==> flow/design.v <==
`timescale 1ns / 1ps
module RegisterBank(clk,writeEnabled,regAddress1,regAddress2,writeAddress,writeData,pc,dataOut1,dataOut2);
	input logic clk;
	input writeEnabled;  
	input logic [3:0] regAddress1;  
	input logic [3:0] regAddress2;  
	input logic [3:0] writeAddress;  
	input logic [31:0] writeData;  
	input logic [31:0] pc; 
	output logic [31:0] dataOut1;  
	output logic [31:0] dataOut2;  
	logic [31:0] regs [15:0];
	always_ff @(posedge clk) 
		begin
			for (int i = 0; i < 16; i++)
				if(writeEnabled && writeAddress == i) begin
					regs[i] <= writeData;  
				end
		end
	assign dataOut1 = (regAddress1 == 4'b1111) ? pc : regs[regAddress1];  
	assign dataOut2 = (regAddress2 == 4'b1111) ? pc : regs[regAddress2];  
endmodule
# From RTL to reports: RegisterBank
# What the tools print for RegisterBank, step after step.
# Lines are those of the file above, counted from 1.
# Operators carry their Yosys type and port widths (W data, S select, Z words).
# Cell names lack the library's common part.
# Not given: -
[setup]
top_module = "RegisterBank"
clock_port = "clk"
library = "sky130hd"
pvt_corner = "tt_025C_1v80"

# Word level
# Counts by Yosys on the flattened word-level netlist (proc, flatten, opt, wreduce). Print and check cells are left out. Cells with the same type and inputs are merged into one.
[word_totals]
regBits = 480
elab_cells = 81
input_bits = 78
out_inout_bits = 64
[classes]
eq_ne = 44
n_reduce_logical = 18
n_mux = 4
[op_table]
columns = ["cell", "n"]
rows = [
  ["$pmux W32 S15", 2],
  ["$eq A4 B4 Y1 const B", 23],
  ["$mux W32", 2],
  ["$eq A4 B3 Y1 const B", 12],
  ["$eq A4 B2 Y1 const B", 6],
  ["$logic_and A1 B1 Y1", 15],
  ["$eq A4 B1 Y1 const B", 3],
  ["$logic_not A4 Y1", 3],
]

# Depth
# Depth = most cells in a row (Yosys ltp): at word level without a register or memory, in the mapped netlist without a sequential cell, where the memories' decode and read muxes count.
[depth]
word_depth = 3
abc_area = 0
mapped_depth = 9
mapped_depth_nobuf = 5

# After synthesis
# The flow's flattened synthesis, as Yosys stat reports it; memories are mapped. The netlist is that of the ABC_AREA named above (0 if unset); the other value can give another one.
[types]
columns = ["type", "n", "type_area_um2"]
rows = [
  ["edfxtp_1", 480, 1.44E+04],
  ["a22oi_1", 150, 1126.08],
  ["mux2i_1", 88, 880.845],
  ["o22ai_1", 115, 719.44],
  ["a21oi_1", 106, 530.509],
  ["a221oi_1", 56, 490.47],
  ["o21ai_0", 97, 485.466],
  ["nand2_1", 120, 450.432],
  ["buf_2", 77, 385.37],
  ["nor2_1", 72, 270.259],
  ["a22o_1", 30, 262.752],
  ["o221ai_1", 30, 262.752],
  ["buf_6", 20, 225.216],
  ["buf_4", 25, 187.68],
  ["o22a_1", 18, 157.651],
  ["mux2_2", 13, 146.39],
  ["nor3_1", 28, 140.134],
  ["nor2b_1", 21, 131.376],
]
# Other cell types: 51; their cells: 277.
[synth_totals]
mapped_cells = 1823
ffs = 480
sequential_area_mm2 = 0.0144138
buf_cells = 158
yosys_area_mm2 = 0.0231885

# Timing after synthesis
# Source: OpenSTA report_checks on the synthesized netlist (no wires, ideal clock, input and output delay 20% of the period each), path of least setup slack; recovery checks are left aside. Register names are those of the netlist, which keeps one name where synthesis merged equal registers.
[synth_path]
kind = "input -> register"
startpoint = "input writeAddress[3]"
endpoint = "register regs[0][0]"
arrival_time_ps = 3720
launch_ps = 1000
required_time_ps = 4539
path_buffers = 0
period_ps = 5000
input_delay_ps = 1000
path_slack_ps = 819
setup_ps = 461
path_delay_ps = 3181
path_stages = 2
period_less_setup_slack_ps = 4181
# "path_delay_ps" is the arrival time less input delay plus setup time.
# "path_stages": output pins that drive a net of the path, with the launching flip-flop's if there is one; two outputs of one cell count as two.
# "period_less_setup_slack_ps" = period - worst setup slack (recovery checks aside). The figure is calculated, with input and output delays left at 20% of the set period.
# The rows between start and end are the longest chain of elaborated cells between them; the timing report does not say that the signal goes this way. Where chains are equally long, one stands for them.
# Each line given opens the expression or statement behind the cell; cells for indexed reads and writes are added by Yosys, which also makes memories of some case tables.
[synth_via]
cell_sequence = "or3b_2 > nor3_1"
elab_chain_cells = 2
cone_cells = 2
lines_between = 1
cone_classes = "reduce/logical (2)"
[synth_lines]
columns = ["element", "line_no", "rtl"]
rows = [
  ["from (decl)", 7, "input logic [3:0] writeAddress;"],
  ["$logic_not A4 Y1", 16, "if(writeEnabled && writeAddress == i) begin"],
  ["$logic_and A1 B1 Y1", 16, ""],
  ["to (assign)", 17, "regs[i] <= writeData;"],
  ["to (decl)", 12, "logic [31:0] regs [15:0];"],
]

# Worst path after layout
# From the final timing report of stored run 2: the path of least setup slack in the routed layout; clock arrival at registers is part of the times.
# The report prints the path's times to 10 ps; the period is as set.
[layout_path]
kind = "input -> output"
startpoint = "input regAddress1[0]"
endpoint = "output dataOut1[24]"
path_buffers = 5
out_delay_ps = 680
path_slack_ps = 350
required_time_ps = 2730
period_ps = 3410
path_stages = 10
input_delay_ps = 680
launch_ps = 680
arrival_time_ps = 2380
# The rows between start and end are the longest chain of elaborated cells between them; the timing report does not say that the signal goes this way. Where chains are equally long, one stands for them.
[layout_via]
cell_sequence = "buf_16 > and3b_2 > buf_6 > buf_6 > a22oi_2 > o22ai_1 > nor4_2 > buf_4 > nor2_1 > buf_2"
elab_chain_cells = 3
cone_cells = 18
lines_between = 1
cone_classes = "eq/ne (15); mux (2); reduce/logical (1)"
[layout_lines]
columns = ["element", "line_no", "rtl"]
rows = [
  ["from (decl)", 5, "input logic [3:0] regAddress1;"],
  ["$eq A4 B4 Y1", 20, "assign dataOut1 = (regAddress1 == 4'b1111) ? pc : regs[regAddress1];"],
  ["$pmux W32 S15", 20, ""],
  ["$mux W32", 20, ""],
  ["to (decl)", 10, "output logic [31:0] dataOut1;"],
]

# Flow measurements of RegisterBank on sky130hd: 3 stored runs with different settings, listed in no order. Input and output delays are each 20% of the period that was set; the output load is 0.01 pF.
# By "timing.achieved_period_ps" is meant the clock period of the run minus its worst setup slack. This is arithmetic on one report: input and output delays are still those of the set period (20% each).
# "worstPathTime_ps" = time allowed to the worst setup path (clock period - input delay - output delay, where it has them) - its slack; a late launch clock adds to it, a late capture clock takes from it.
# "power_w": no workload was simulated; the value follows from the tool's default switching activity.
# "worstPathTime_ps" is given in steps of 10 ps.

[[run]]
name = "stored run 1"
[run.settings]
ABC_AREA = 1
CORE_MARGIN = 3
CORE_UTILIZATION = 54
CTS_CLUSTER_DIAMETER = 289
CTS_CLUSTER_SIZE = 63
GPL_ROUTABILITY_DRIVEN = 0
GPL_TIMING_DRIVEN = 0
MIN_ROUTING_LAYER = "met2"
SLEW_MARGIN = 25
TNS_END_PERCENT = 20
period_ns = 4.53
CAP_MARGIN = 20
[run.results]
outcome = "not finished: routing ended with error GRT-0116"

[[run]]
name = "stored run 2"
[run.settings]
CORE_ASPECT_RATIO = 0.54
CORE_UTILIZATION = 49
CTS_CLUSTER_SIZE = 34
GPL_ROUTABILITY_DRIVEN = 0
MAX_ROUTING_LAYER = "met5"
PLACE_DENSITY_LB_ADDON = 0.06
SETUP_SLACK_MARGIN = 0.63
period_ns = 3.41
CAP_MARGIN = 20
CORE_MARGIN = 2
SLEW_MARGIN = 20
[run.results]
holdWs_ps = 993
timing.achieved_period_ps = 3062
total_die_area_mm2 = 0.0491637
fin_tns_ps = 0
stdcell_area_mm2 = 0.0341302
worstPathTime_ps = 1700
worst_setup_path_type = "input -> output"
fin_util_frac = 0.733
timing.setup.ws_ps = 348
power_w = 0.014722
synth_area_mm2 = 0.0231885

[[run]]
name = "stored run 3"
[run.settings]
CORE_UTILIZATION = 40
period_ns = 5.0
CAP_MARGIN = 20
CORE_MARGIN = 2
SLEW_MARGIN = 20
[run.results]
power_w = 0.009589
holdWs_ps = 1290
total_die_area_mm2 = 0.0599124
fin_tns_ps = 0
worstPathTime_ps = 2840
worst_setup_path_type = "input -> output"
stdcell_area_mm2 = 0.0277191
timing.achieved_period_ps = 4838
synth_area_mm2 = 0.0231885
fin_util_frac = 0.482
timing.setup.ws_ps = 162
